==> flow/design.v <==
module ArithUnit
(input[31:0] inpa,	input[31:0] inpb, input cin, input addsub, input carryop,	output[31:0] outp, output cout, output overflow);
	wire [32:0] temp;
  assign temp = addsub ? inpa+inpb+(carryop ? cin : 0) : inpa-inpb-(carryop? (cin ? 0 : 1) : 0);
  assign cout = temp[32];
  assign outp = temp[31:0];
  assign overflow = (inpa[31]^outp[31])&(inpb[31]^outp[31]);
endmodule
module ALUopdecoder(
 input[3:0] instop,
 output reg[2:0] aluop);
	always @ (*)
		case(instop)
		0 : aluop='b011;
		1 : aluop='b111;
		2 : aluop='b000;
		4 : aluop='b001;
		5 : aluop='b101;
		6 : aluop='b100;
		10 : aluop='b000;
		12 : aluop='b010;
		13 : aluop='b001;
		default : aluop='b000;
		endcase
endmodule 
module LogicUnit
(input[31:0] inpa, input[31:0] inpb, input andor, input xorop, output[31:0] outp);
  assign outp = xorop ? inpa^inpb : andor ? inpa&inpb : inpa|inpb;
endmodule
module ALU32bit
(input[31:0] inpa,	input[31:0] inpb,	input cin, input[2:0] aluop,	output[31:0] result, output negative, output zero, output cout, output overflow);
  wire[31:0] resultl;
  wire[31:0] resulta;
  wire carrya, overflowa;
  wire carryl = cin;
  wire overflowl = 1'b0; 
  wire al = aluop[1];  
  LogicUnit logicop(inpa,	inpb,	aluop[0], aluop[2],	resultl);
  ArithUnit arithop(inpa,	inpb,	cin, aluop[0], aluop[2],	resulta, carrya, overflowa);
  assign result = al ? resultl : resulta;
  assign negative = result[31];
  assign zero = (result=='h00000000) ? 'b1 : 'b0; 
  assign cout = al ? carryl : carrya;
  assign overflow = al ? overflowl : overflowa;
endmodule
module signalcontrol(
	input[11:0] flags,
	input zero,
	output reg [2:0] total,  
	output reg [19:0] s2,
	output reg [19:0] s3,
	output reg [19:0] s4);
 always @ (*) begin
  if((flags[11]&flags[10]&flags[9])||(flags[8]^zero)) begin
   if(flags[7]) begin  
    if(~flags[4]) begin  
    s2=20'b00010110001001000100;
    s3=20'b00000000000000000000;
    s4=20'b00000000000000000000;
    total=2;
    end
   else begin  
    s2=20'b00011001001001000100;
    s3=20'b00010101000000000000;
    s4=20'b00000000000000000000;
    total=3;
   end
  end
  else if(flags[6]) begin  
   s2={10'b0001010101,(flags[5]==1 ? 2'b11 : 2'b10),(flags[3]==1 ? 4'b0100 : 4'b0010), 3'b001, (flags[0]==1 ? 1'b0 : 1'b1)};
   if(~flags[0]) begin  
    s3=20'b10000000000000000000;
    s4=20'b00000000000000000000;
    total=3;
   end
   else begin  
    s3=20'b00100000000000000000;
    s4=20'b00010000000000000000;
    total=4;
   end 
  end
  else  
   case(flags[4:1])
    10 : begin  
    s2={10'b0001010101, (flags[5]==1 ? 2'b10 : 2'b11), 8'b00101000};
    s3=20'b00000000000000000000;
    s4=20'b00000000000000000000;
    total=2;
    end
    13 : begin  
    s2={10'b0001010110, (flags[5]==1 ? 2'b10 : 2'b11), 4'b0100 ,flags[0], 3'b000};
    s3=20'b00010001000000000000;
    s4=20'b00000000000000000000;
    total=3; 
    end
    default : begin  
     s2={10'b0001010101, (flags[5]==1 ? 2'b10 : 2'b11), flags[4:0], 3'b000};
     s3=20'b00010001000000000000;
     s4=20'b00000000000000000000;
     total=3;
    end
   endcase
  end
  else begin  
   s2=20'b00010101000000000000;
   s3=20'b00000000000000000000;
   s4=20'b00000000000000000000;
   total=2;
  end
 end
endmodule 
module oneAdder(
	input clk,  
	input reset,  
	input [2:0] current, 
	output reg[2:0] regout);
	wire last;
	assign last=current==regout;
	always @ (posedge clk)
	if(reset)
		regout<='b000;
	else if(last)
		regout<='b000;
	else
		regout<=regout+'b001;	
endmodule
module signalunit
	(input clk, 
	 input reset,  
	 input[11:0] flags,  
	 input zero,
	 output Mwrite,  
	 output IRwrite, 
	 output Mread,  
	 output regwrite,  
	 output[1:0] regdst,  
	 output[1:0] regsrc,  
	 output[1:0] ALUsrcA,  
	 output[1:0] ALUsrcB,  
	 output[3:0] ALUop,  
	 output NZCVwrite,  
	 output [1:0] immsrc,  
	 output regbdst);  
  wire [19:0] s [7:0];  
  assign s[5] = 20'b0;
  assign s[6] = 20'b0;
  assign s[7] = 20'b0;
  assign s[0] = 20'b01110110000101000000;  
  assign s[1] = 20'b00000000000000100000;  
  wire [2:0] total;  
  wire [2:0] step;  
  oneAdder Step(.clk (clk), .reset (reset), .current (total), .regout (step));  
  signalcontrol bringSignal(  
	.flags (flags),
	.zero (zero),
	.total (total),
	.s2 (s[2]),  
	.s3 (s[3]),  
	.s4 (s[4]));    
  assign Mwrite=s[step][19];  
  assign IRwrite=s[step][18];  
  assign Mread=s[step][17];  
  assign regwrite=s[step][16];  
  assign regdst=s[step][15:14];  
  assign regsrc=s[step][13:12];  
  assign ALUsrcA=s[step][11:10];  
  assign ALUsrcB=s[step][9:8];  
  assign ALUop=s[step][7:4];  
  assign NZCVwrite=s[step][3];  
  assign immsrc=s[step][2:1];  
  assign regbdst=s[step][0];  
endmodule
 module signextmux(
	 input [23:0] in,
	 input [1:0] select,
	 output reg[31:0] extVal);
	integer i;
	always @ (*) begin
	case(select)
	0 : begin
		extVal[7:0]=in[7:0];
		for(i=8;i<32;i=i+1) extVal[i]=in[7];
		end
	1 : begin
		extVal[11:0]=in[11:0];
		for(i=12;i<32;i=i+1) extVal[i]='b0;
		end
	2 : begin
		extVal[1:0]=2'b00;
		extVal[25:2]=in[23:0];
		for(i=26;i<32;i=i+1) extVal[i]=in[23];
		end
	default : extVal='h00000000;
	endcase
	end
endmodule
module register_1bit(
	input regin,
	input clk,
	input write,
	input reset,
	output reg regout);
	always @ (posedge clk)
	if(reset) begin
		regout<=0;
	end
	else if(write) begin
		regout<=regin;
	end
endmodule
module register(
	input[31:0] regin,
	input clk,
	input write,
	input reset,
	output reg[31:0] regout);
	always @ (posedge clk)
	if(reset)
		regout<='h0000;
	else if(write)
		regout<=regin;
endmodule
module decoder_4to16(
	input[3:0] in,
	output reg[15:0] out);
	always @ (*)
	case(in)
	0 : out='h0001;
	1 : out='h0002;
	2 : out='h0004;
	3 : out='h0008;
	4 : out='h0010;
	5 : out='h0020;
	6 : out='h0040;
	7 : out='h0080;
	8 : out='h0100;
	9 : out='h0200;
   10 : out='h0400;
   11 : out='h0800;
   12 : out='h1000;
   13 : out='h2000;
   14 : out='h4000;
   15 : out='h8000;
    endcase
endmodule
module registerfile(
	input[3:0] reg1,
	input[3:0] reg2,
	input[3:0] regdst,
	input[31:0] regsrc,
	input clk,
	input reset,
	input we,  
	output[31:0] out1,
	output[31:0] out2,
	output[31:0] pc);
	wire[15:0] write;  
	wire[31:0] registers [15:0];  
	decoder_4to16 selecter(.in (regdst), .out (write));  
	register register0 (.regin (regsrc), .write (write[0]&we), .clk (clk), .reset (reset), .regout (registers[0]));
	register register1 (.regin (regsrc), .write (write[1]&we), .clk (clk), .reset (reset), .regout (registers[1]));
	register register2 (.regin (regsrc), .write (write[2]&we), .clk (clk), .reset (reset), .regout (registers[2]));
	register register3 (.regin (regsrc), .write (write[3]&we), .clk (clk), .reset (reset), .regout (registers[3]));
	register register4 (.regin (regsrc), .write (write[4]&we), .clk (clk), .reset (reset), .regout (registers[4]));
	register register5 (.regin (regsrc), .write (write[5]&we), .clk (clk), .reset (reset), .regout (registers[5]));
	register register6 (.regin (regsrc), .write (write[6]&we), .clk (clk), .reset (reset), .regout (registers[6]));
	register register7 (.regin (regsrc), .write (write[7]&we), .clk (clk), .reset (reset), .regout (registers[7]));
	register register8 (.regin (regsrc), .write (write[8]&we), .clk (clk), .reset (reset), .regout (registers[8]));
	register register9 (.regin (regsrc), .write (write[9]&we), .clk (clk), .reset (reset), .regout (registers[9]));
	register register10 (.regin (regsrc), .write (write[10]&we), .clk (clk), .reset (reset), .regout (registers[10]));
	register register11 (.regin (regsrc), .write (write[11]&we), .clk (clk), .reset (reset), .regout (registers[11]));
	register register12 (.regin (regsrc), .write (write[12]&we), .clk (clk), .reset (reset), .regout (registers[12]));
	register register13 (.regin (regsrc), .write (write[13]&we), .clk (clk), .reset (reset), .regout (registers[13]));
	register register14 (.regin (regsrc), .write (write[14]&we), .clk (clk), .reset (reset), .regout (registers[14]));
	register register15 (.regin (regsrc), .write (write[15]&we), .clk (clk), .reset (reset), .regout (registers[15]));
	assign out1=registers[reg1];
	assign out2=registers[reg2];
	assign pc=registers[15];
endmodule
module armreduced(
	input clk,
	input reset,
	output[31:0] pc,
	input[31:0] inst,
	input nIRQ,
	output [3:0] be,
	output[31:0] memaddr,
	output memwrite,
	output memread,
	output[31:0] writedata,
	input[31:0] readdata);
  wire IRwrite,regwrite,NZCVwrite;
  wire [1:0] regdst,regsrc,ALUsrcA,immsrc,ALUsrcB;
  wire [2:0] ALUop;
  wire [3:0] instop;
  wire regBdst;
  wire[31:0] imm;
  wire [3:0] ALUflags;
  wire [31:0] ALUresult,readA,readB;
  wire [3:0] RFdst [2:0]; 
  wire [31:0] RFsrc [3:0];
  wire [31:0] ALUnum1 [2:0];
  wire [31:0] ALUnum2 [3:0];
  wire [3:0] regBread [1:0];
  assign be = 4'b1111;
  wire[31:0] A,B,instructions,mdr,ALUout;
  reg n,v;
  wire z,c;
  register MDR(.regin (readdata), .write ('b1), .clk (clk), .reset (reset), .regout (mdr));
  register ALUoutRegister(.regin (ALUresult), .write ('b1), .clk (clk), .reset (reset), .regout (ALUout));
  register A_Register(.regin (readA), .write ('b1), .clk (clk), .reset (reset), .regout (A));
  register B_Register(.regin (readB), .write ('b1), .clk (clk), .reset (reset), .regout (B));
  register InstructionRegister(.regin (inst), .write (IRwrite), .clk (clk), .reset (reset), .regout (instructions));
  register_1bit Z(.regin (ALUflags[2]), .reset (reset), .clk (clk), .write (NZCVwrite), .regout (z));
  register_1bit C(.regin (ALUflags[1]), .reset (reset), .clk (clk), .write (NZCVwrite), .regout (c));
	assign RFdst[0]=instructions[15:12];  
	assign RFdst[1]=4'b1111;  
	assign RFdst[2]=4'b1110;  
	assign RFsrc[0]=mdr; 
	assign RFsrc[1]=ALUout;  
	assign RFsrc[2]=ALUresult;  
	assign RFsrc[3]=B;  
	assign regBread[0]=instructions[3:0];
	assign regBread[1]=instructions[15:12];
	assign ALUnum1[0]=pc;
	assign ALUnum1[1]=A;
	assign ALUnum1[2]='h00000000;
	assign ALUnum2[0]='h00000004;
	assign ALUnum2[1]='h00000008;
	assign ALUnum2[2]=imm;
	assign ALUnum2[3]=B<<instructions[11:7];
	assign writedata=B;
	assign memaddr=ALUout;
	signalunit SignalControl(
		.clk (clk),
		.reset (reset),
		.flags (instructions[31:20]),
		.zero (z),
		.Mwrite (memwrite),
		.IRwrite (IRwrite),
		.Mread (memread),
		.regwrite (regwrite),
		.regdst (regdst),
		.regsrc (regsrc),
		.ALUsrcA (ALUsrcA),
		.ALUsrcB (ALUsrcB),
		.ALUop (instop),
		.NZCVwrite (NZCVwrite),
		.immsrc (immsrc),
		.regbdst (regBdst));  
	registerfile RegisterFile(
		.reg1 (instructions[19:16]),
		.reg2 (regBread[regBdst]),
		.regdst (RFdst[regdst]),
		.regsrc (RFsrc[regsrc]),
		.clk (clk),
		.reset (reset),
		.we (regwrite),
		.out1 (readA),
		.out2 (readB),
		.pc (pc));
	signextmux Immidiate(instructions[23:0],immsrc,imm);
	ALUopdecoder ALUopDecoder(
		.instop (instop),
		.aluop (ALUop));
	ALU32bit ALU(
		.inpa (ALUnum1[ALUsrcA]),
		.inpb (ALUnum2[ALUsrcB]),
		.cin (c),
		.aluop (ALUop),
		.result (ALUresult),
		.negative (ALUflags[3]),
		.zero (ALUflags[2]),
		.cout (ALUflags[1]),
		.overflow (ALUflags[0]));
endmodule
# Step by step through the tools: armreduced
# Module armreduced before and after one edit of its RTL, step after step.
# "before" refers to lines of the RTL above, "after" to lines of the edited file.
# "diff": "after" minus "before" as printed here. "rel_change_pct": 100 x difference / "before".
# Cell names lack the library's common part.
# Not given: n/a
# inputs
design,armreduced
clock_port,clk
cell_library,sky130hd
corner,tt_025C_1v80

# Diff
# Unified diff, file above to edited file.
# The edit is scripted: it alters the design's behaviour and was not made to optimise anything.
# begin of diff
@@ -329,5 +329,5 @@
 	assign ALUnum2[1]='h00000008;
 	assign ALUnum2[2]=imm;
-	assign ALUnum2[3]=B<<instructions[11:7];
+	assign ALUnum2[3]=B<<1;
 	assign writedata=B;
 	assign memaddr=ALUout;
# end of diff

# Word-level counts
# Yosys after proc, flatten, opt, wreduce and memory -nomap, before mapping. Print and check cells are not counted. Equal cells are merged and count once.
# Yosys's memory passes give these memory sizes; they may raise the number of words (mostly to a power of two), join words into wider ones and drop unused or constant bits.
# word_totals
item,before,after,diff,rel_change_pct
ff_bits,677,677,0,0.00
out_inout_bits,102,102,0,0.00
input_bits,67,67,0,0.00
wordCells,184,183,-1,-0.54
memories,2,2,0,0.00
mem_bits_ro,304,304,0,0.00
# op_classes
item,before,after,diff,rel_change_pct
n_shift,1,0,-1,-100.00
add_sub_neg,5,5,0,0.00
bitwise,24,24,0,0.00
reduce_and_logical,15,15,0,0.00
mux,61,61,0,0.00
n_eq,52,52,0,0.00
# memory_table
item,before,after
mem_shapes,16x16 r1 w0; 16x3 r1 w0,16x16 r1 w0; 16x3 r1 w0
# op_table
cell,before,after,diff,rel_change_pct
32-bit by 5-bit left shift with 32-bit output,1,0,-1,-100.00
1-bit bitwise AND,18,18,0,0.00
4-bit == test with constant B,18,18,0,0.00
1-bit parallel mux with 2-bit select,15,15,0,0.00
1-bit 2-to-1 mux,9,9,0,0.00
4-bit by 3-bit == test with 1-bit output with constant B,8,8,0,0.00
2-bit == test with constant B,7,7,0,0.00
20-bit 2-to-1 mux,6,6,0,0.00
2-bit by 1-bit == test with 1-bit output with constant B,5,5,0,0.00
2-bit logical NOT,5,5,0,0.00
17-bit 2-to-1 mux,5,5,0,0.00
3-bit 2-to-1 mux,5,5,0,0.00
3-bit == test with constant B,4,4,0,0.00
4-bit by 2-bit == test with 1-bit output with constant B,4,4,0,0.00
32-bit 2-to-1 mux,3,3,0,0.00
1-bit parallel mux with 3-bit select,3,3,0,0.00
2-bit OR reduction,3,3,0,0.00
3-bit by 2-bit == test with 1-bit output with constant B,2,2,0,0.00
4-bit by 1-bit == test with 1-bit output with constant B,2,2,0,0.00
4-bit logical NOT,2,2,0,0.00
16-bit 2-to-1 mux,2,2,0,0.00
1-bit inverter,2,2,0,0.00
32-bit parallel mux with 16-bit select,2,2,0,0.00
32-bit parallel mux with 4-bit select,2,2,0,0.00
3-bit by 1-bit adder with 3-bit output with constant B,1,1,0,0.00
32-bit by 32-bit adder with 33-bit output,1,1,0,0.00
33-bit by 1-bit adder with 33-bit output,1,1,0,0.00
32-bit bitwise AND,1,1,0,0.00
# The list need not be complete.

# Depth
# Depth = most cells in a row (Yosys ltp): at word level without a register or memory, in the mapped netlist without a sequential cell, where the memories' decode and read muxes count.
# logic_depth
item,before,after,diff,rel_change_pct
word_depth,16,16,0,0.00
ABC_AREA,0,0,n/a,n/a
mapped_depth,32,30,-2,-6.25
depth_no_buf,26,26,0,0.00

# After synthesis
# Source: synth_stat.txt of the flow (Yosys; design flattened, memories mapped). It holds for the ABC_AREA given above (unset counts as 0); a run with the other value may have another netlist.
# types
cell,before,after,diff,rel_change_pct
nand2_1,794,715,-79,-9.95
a21oi_1,530,466,-64,-12.08
nor2_1,507,466,-41,-8.09
a22oi_1,345,309,-36,-10.43
mux2i_1,42,13,-29,-69.05
and3_1,14,43,29,207.14
nand3_1,79,58,-21,-26.58
buf_2,83,63,-20,-24.10
a221oi_1,60,80,20,33.33
nand4_1,90,72,-18,-20.00
a211oi_1,188,205,17,9.04
mux4_2,16,0,-16,-100.00
a311oi_1,3,19,16,533.33
a211oi_2,2,18,16,800.00
nor3_2,17,2,-15,-88.24
nor3_1,97,84,-13,-13.40
nand3b_1,72,85,13,18.06
o22a_1,13,0,-13,-100.00
# The list need not be complete.
# synth_totals
item,before,after,diff,rel_change_pct
sequential_area_um2,13553.0,13553.0,0.0,0.00
buffers,408,413,5,1.23
cells,4881,4704,-177,-3.63
flip_flops,677,677,0,0.00
yosys_area_um2,37637.3,36940.4,-696.9,-1.85
# By module: a second synthesis without flattening, with its own total; a netlist apart from the flattened one above.
# hier_totals
item,before,after,diff,rel_change_pct
hier_cells,5062,4849,-213,-4.21
hier_area_um2,45010.7,43516.7,-1494.0,-3.32
# Each row is one instance without its submodules.
# by_module_before
mod,cells,area_um2,mod_seq_area_um2,instances
register,103,1163.6,640.6,21
registerfile,1255,8266.7,0.0,1
ArithUnit,660,4391.7,0.0,1
armreduced,384,3313.2,0.0,1
LogicUnit,270,1976.9,0.0,1
signalcontrol,90,631.9,0.0,1
signalunit,69,574.3,0.0,1
ALU32bit,63,559.3,0.0,1
signextmux,60,360.3,0.0,1
decoder_4to16,20,226.5,0.0,1
oneAdder,12,137.6,60.1,1
ALUopdecoder,10,68.8,0.0,1
register_1bit,3,33.8,20.0,2
# by_module_after
mod,cells,area_um2,mod_seq_area_um2,instances
register,103,1163.6,640.6,21
registerfile,1255,8266.7,0.0,1
ArithUnit,660,4391.7,0.0,1
LogicUnit,270,1973.1,0.0,1
armreduced,171,1823.0,0.0,1
signalcontrol,90,631.9,0.0,1
signalunit,69,574.3,0.0,1
ALU32bit,63,559.3,0.0,1
signextmux,60,360.3,0.0,1
decoder_4to16,20,226.5,0.0,1
oneAdder,12,137.6,60.1,1
ALUopdecoder,10,68.8,0.0,1
register_1bit,3,33.8,20.0,2

# Timing after synthesis
# Path of least setup slack by OpenSTA after synthesis, without wires, with an ideal clock, recovery checks aside; 20% of the period is set as input and as output delay. Where synthesis merged equal registers, the netlist keeps one of their names.
# synth_timing
item,before,after,diff,rel_change_pct
path_type,register to register,register to register,n/a,n/a
from,register SignalControl.Step.regout[1],register SignalControl.Step.regout[1],n/a,n/a
to,register RegisterFile.register4.regout[22],register RegisterFile.register10.regout[30],n/a,n/a
clock_period_ns,12.0,12.0,0.0,0.00
path_delay_ns,6.160,6.088,-0.072,-1.17
setup_slack_ns,5.840,5.912,0.072,n/a
path_stages,29,27,-2,-6.90
arrival_time_ns,6.031,5.952,-0.079,-1.31
required_time_ns,11.871,11.864,-0.007,-0.06
path_buffers,4,4,0,0.00
launch_ns,0.000,0.000,0.000,n/a
period_less_setup_slack_ns,6.16,6.088,-0.072,-1.17
# "path_delay_ns" is the arrival time less input delay plus setup time.
# "path_stages" counts driving pins, that of a launching flip-flop among them; a cell with two outputs on the path counts twice.
# "period_less_setup_slack_ns" = period - worst setup slack (recovery checks aside). The figure is calculated, with input and output delays left at 20% of the set period.
# Between the ends stands the longest chain of elaborated cells between them, by number of cells; it is not shown to be the way that was timed. Of several equally long chains one is given.
# Each line given opens the expression or statement behind the cell; cells for indexed reads and writes are added by Yosys, which also makes memories of some case tables.
# A register here has more assigning lines than the two given.
# synth_via_before
path_cell_list,dfxtp_1 inv_1 ha_1 nor3_1 buf_2 a211oi_1 nand4_1 ha_1 o2111ai_1 o211ai_1 o21ai_0 buf_2 buf_4 nor2_1 fa_1 fa_1 nor3b_1 o21ai_1 o221ai_1 o211a_1 a31oi_2 xnor2_1 nor2_1 a311oi_1 nand2_1 o211ai_1 a21o_1 clkbuf_1 o21ai_0
elab_chain_cells,12
cone_cells,66
cone_classes,4 x add/sub; 19 x eq/ne; 28 x mux; 4 x logic; 9 x reduce/logical; 2 x memory
# synth_lines_before
item,line,rtl
from (decl),116,output reg[2:0] regout);
from (assign),121,regout<='b000;
from (assign),125,regout<=regout+'b001;
3-bit == test,170,assign immsrc=s[step][2:1];
3-bit OR reduction,n/a,
20-bit parallel mux with 6-bit select,170,
2-bit by 1-bit == test with 1-bit output,179,case(select)
2-bit OR reduction,n/a,
2-bit 2-to-1 mux,179,
32-bit parallel mux with 4-bit select,368,".inpb (ALUnum2[ALUsrcB]),"
32-bit by 32-bit subtractor with 33-bit output,4,assign temp = addsub ? inpa+inpb+(carryop ? cin : 0) : inpa-inpb-(carryop? (cin ? 0 : 1) : 0);
33-bit by 1-bit subtractor with 33-bit output,4,
33-bit 2-to-1 mux,4,
32-bit 2-to-1 mux,40,assign result = al ? resultl : resulta;
32-bit parallel mux with 4-bit select,355,".regsrc (RFsrc[regsrc]),"
to (assign),219,regout<='h0000;
to (assign),221,regout<=regin;
to (decl),216,output reg[31:0] regout);
# synth_via_after
path_cell_list,dfxtp_1 inv_1 ha_1 or3_1 buf_6 o211ai_2 or4_1 ha_1 clkbuf_1 nor2b_1 clkbuf_1 a22o_1 inv_1 fa_1 fa_1 nand2b_1 a21oi_1 o211ai_1 o31ai_2 a21oi_1 o31ai_1 xor2_1 a211oi_2 a21oi_1 a21oi_2 buf_4 a211oi_1
elab_chain_cells,12
cone_cells,69
cone_classes,4 x add/sub; 19 x eq/ne; 31 x mux; 4 x logic; 9 x reduce/logical; 2 x memory
# synth_lines_after
item,line,rtl
from (decl),116,output reg[2:0] regout);
from (assign),121,regout<='b000;
from (assign),125,regout<=regout+'b001;
3-bit == test,170,assign immsrc=s[step][2:1];
3-bit OR reduction,n/a,
20-bit parallel mux with 6-bit select,170,
2-bit by 1-bit == test with 1-bit output,179,case(select)
2-bit OR reduction,n/a,
2-bit 2-to-1 mux,179,
32-bit parallel mux with 4-bit select,368,".inpb (ALUnum2[ALUsrcB]),"
32-bit by 32-bit subtractor with 33-bit output,4,assign temp = addsub ? inpa+inpb+(carryop ? cin : 0) : inpa-inpb-(carryop? (cin ? 0 : 1) : 0);
33-bit by 1-bit subtractor with 33-bit output,4,
33-bit 2-to-1 mux,4,
32-bit 2-to-1 mux,40,assign result = al ? resultl : resulta;
32-bit parallel mux with 4-bit select,355,".regsrc (RFsrc[regsrc]),"
to (assign),219,regout<='h0000;
to (assign),221,regout<=regin;
to (decl),216,output reg[31:0] regout);

# Timing after layout
# Path of least setup slack in the final report of the runs of pair A (OpenROAD, finished layout, wires in). Where an end is a register, its clock arrival counts in the times.
# layout_timing
item,before,after,diff,rel_change_pct
path_type,register to register,register to register,n/a,n/a
from,register SignalControl.Step.regout[1],register SignalControl.Step.regout[1],n/a,n/a
to,register RegisterFile.register3.regout[24],register RegisterFile.register9.regout[26],n/a,n/a
path_buffers,1,1,0,0.00
arrival_time_ns,8.46,8.19,-0.27,-3.19
clock_period_ns,9.01,9.01,0.00,0.00
setup_slack_ns,1.07,1.31,0.24,n/a
path_stages,24,22,-2,-8.33
launch_ns,0.62,0.65,0.03,4.84
required_time_ns,9.52,9.49,-0.03,-0.32
# Between the ends stands the longest chain of elaborated cells between them, by number of cells; it is not shown to be the way that was timed. Of several equally long chains one is given.
# A register here has more assigning lines than the two given.
# layout_via_before
path_cell_list,dfxtp_1 ha_1 nor2b_1 o211ai_2 nor3_1 ha_1 nor2b_2 a22o_1 inv_1 fa_1 fa_1 nor3b_1 o21ai_1 o221ai_1 buf_4 o211a_1 a31oi_2 a31oi_1 xnor2_1 a211oi_1 a21oi_1 a21oi_1 or2_1 o21ai_0
elab_chain_cells,12
cone_cells,68
cone_classes,4 x add/sub; 19 x eq/ne; 30 x mux; 4 x logic; 9 x reduce/logical; 2 x memory
# layout_lines_before
item,line,rtl
from (decl),116,output reg[2:0] regout);
from (assign),121,regout<='b000;
from (assign),125,regout<=regout+'b001;
3-bit == test,170,assign immsrc=s[step][2:1];
3-bit OR reduction,n/a,
20-bit parallel mux with 6-bit select,170,
2-bit by 1-bit == test with 1-bit output,179,case(select)
2-bit OR reduction,n/a,
2-bit 2-to-1 mux,179,
32-bit parallel mux with 4-bit select,368,".inpb (ALUnum2[ALUsrcB]),"
32-bit by 32-bit subtractor with 33-bit output,4,assign temp = addsub ? inpa+inpb+(carryop ? cin : 0) : inpa-inpb-(carryop? (cin ? 0 : 1) : 0);
33-bit by 1-bit subtractor with 33-bit output,4,
33-bit 2-to-1 mux,4,
32-bit 2-to-1 mux,40,assign result = al ? resultl : resulta;
32-bit parallel mux with 4-bit select,355,".regsrc (RFsrc[regsrc]),"
to (assign),219,regout<='h0000;
to (assign),221,regout<=regin;
to (decl),216,output reg[31:0] regout);
# layout_via_after
path_cell_list,dfxtp_1 ha_1 nor2b_1 o211ai_2 or4_1 ha_1 buf_4 a22o_1 inv_1 fa_1 fa_1 nand2b_1 a21oi_1 o211ai_1 o31ai_2 a21oi_1 o21ai_1 xor2_1 a21oi_1 nor2_1 a21oi_2 a211oi_1
elab_chain_cells,12
cone_cells,69
cone_classes,4 x add/sub; 19 x eq/ne; 31 x mux; 4 x logic; 9 x reduce/logical; 2 x memory
# layout_lines_after
item,line,rtl
from (decl),116,output reg[2:0] regout);
from (assign),121,regout<='b000;
from (assign),125,regout<=regout+'b001;
3-bit == test,170,assign immsrc=s[step][2:1];
3-bit OR reduction,n/a,
20-bit parallel mux with 6-bit select,170,
2-bit by 1-bit == test with 1-bit output,179,case(select)
2-bit OR reduction,n/a,
2-bit 2-to-1 mux,179,
32-bit parallel mux with 4-bit select,368,".inpb (ALUnum2[ALUsrcB]),"
32-bit by 32-bit subtractor with 33-bit output,4,assign temp = addsub ? inpa+inpb+(carryop ? cin : 0) : inpa-inpb-(carryop? (cin ? 0 : 1) : 0);
33-bit by 1-bit subtractor with 33-bit output,4,
33-bit 2-to-1 mux,4,
32-bit 2-to-1 mux,40,assign result = al ? resultl : resulta;
32-bit parallel mux with 4-bit select,355,".regsrc (RFsrc[regsrc]),"
to (assign),219,regout<='h0000;
to (assign),221,regout<=regin;
to (decl),216,output reg[31:0] regout);

# Measured runs
# Runs of the flow (Yosys, OpenROAD) on both versions; the two runs of a pair have the same settings. The constraints put input and output delay at 20% of the set period each and load the outputs with 0.01 pF.
# settings_pair_A
period_ns,9.01
CAP_MARGIN,20
CORE_MARGIN,2
CORE_UTILIZATION,40
SLEW_MARGIN,20
# results_pair_A
item,before,after,diff,rel_change_pct
synth_chip_area_um2,37637.3,36940.4,-696.9,-1.85
finalUtil_pct,46.0,45.9,-0.1,n/a
final_cell_area_um2,42933.7,42016.5,-917.2,-2.14
achievedPeriod_ns,7.944,7.704,-0.240,-3.02
design.die.area_um2,96562.5,94799.3,-1763.2,-1.83
timing.setup.ws_ns,1.066,1.306,0.240,n/a
power_total_w,0.014603,0.014357,-0.000246,-1.68
setup_tns_ns,0.000,0.000,0.000,n/a
holdWs_ns,0.469,0.470,0.001,n/a
# settings_pair_B
CAP_MARGIN,10
CORE_ASPECT_RATIO,1.22
CORE_MARGIN,3
CORE_UTILIZATION,45
GPL_ROUTABILITY_DRIVEN,1
MAX_ROUTING_LAYER,met5
PLACE_DENSITY,0.52
period_ns,10.4
SLEW_MARGIN,20
# results_pair_B
item,before,after,diff,rel_change_pct
synth_chip_area_um2,37637.3,36940.4,-696.9,-1.85
finalUtil_pct,51.8,51.3,-0.5,n/a
final_cell_area_um2,42717.2,41547.3,-1169.9,-2.74
achievedPeriod_ns,8.431,8.041,-0.390,-4.63
design.die.area_um2,87161.3,85580.6,-1580.7,-1.81
timing.setup.ws_ns,1.969,2.359,0.390,n/a
power_total_w,0.012629,0.012184,-0.000445,-3.52
setup_tns_ns,0.000,0.000,0.000,n/a
holdWs_ns,0.469,0.466,-0.003,n/a
# "achievedPeriod_ns" is the run's clock period less its worst setup slack. It is reckoned from that one timing run; input and output delays stay at 20% of the period that was set.
# By "power_total_w" is meant OpenSTA's value without simulated activity: inputs other than the clock are taken to toggle once in ten clock periods, and the tool carries that through the logic.
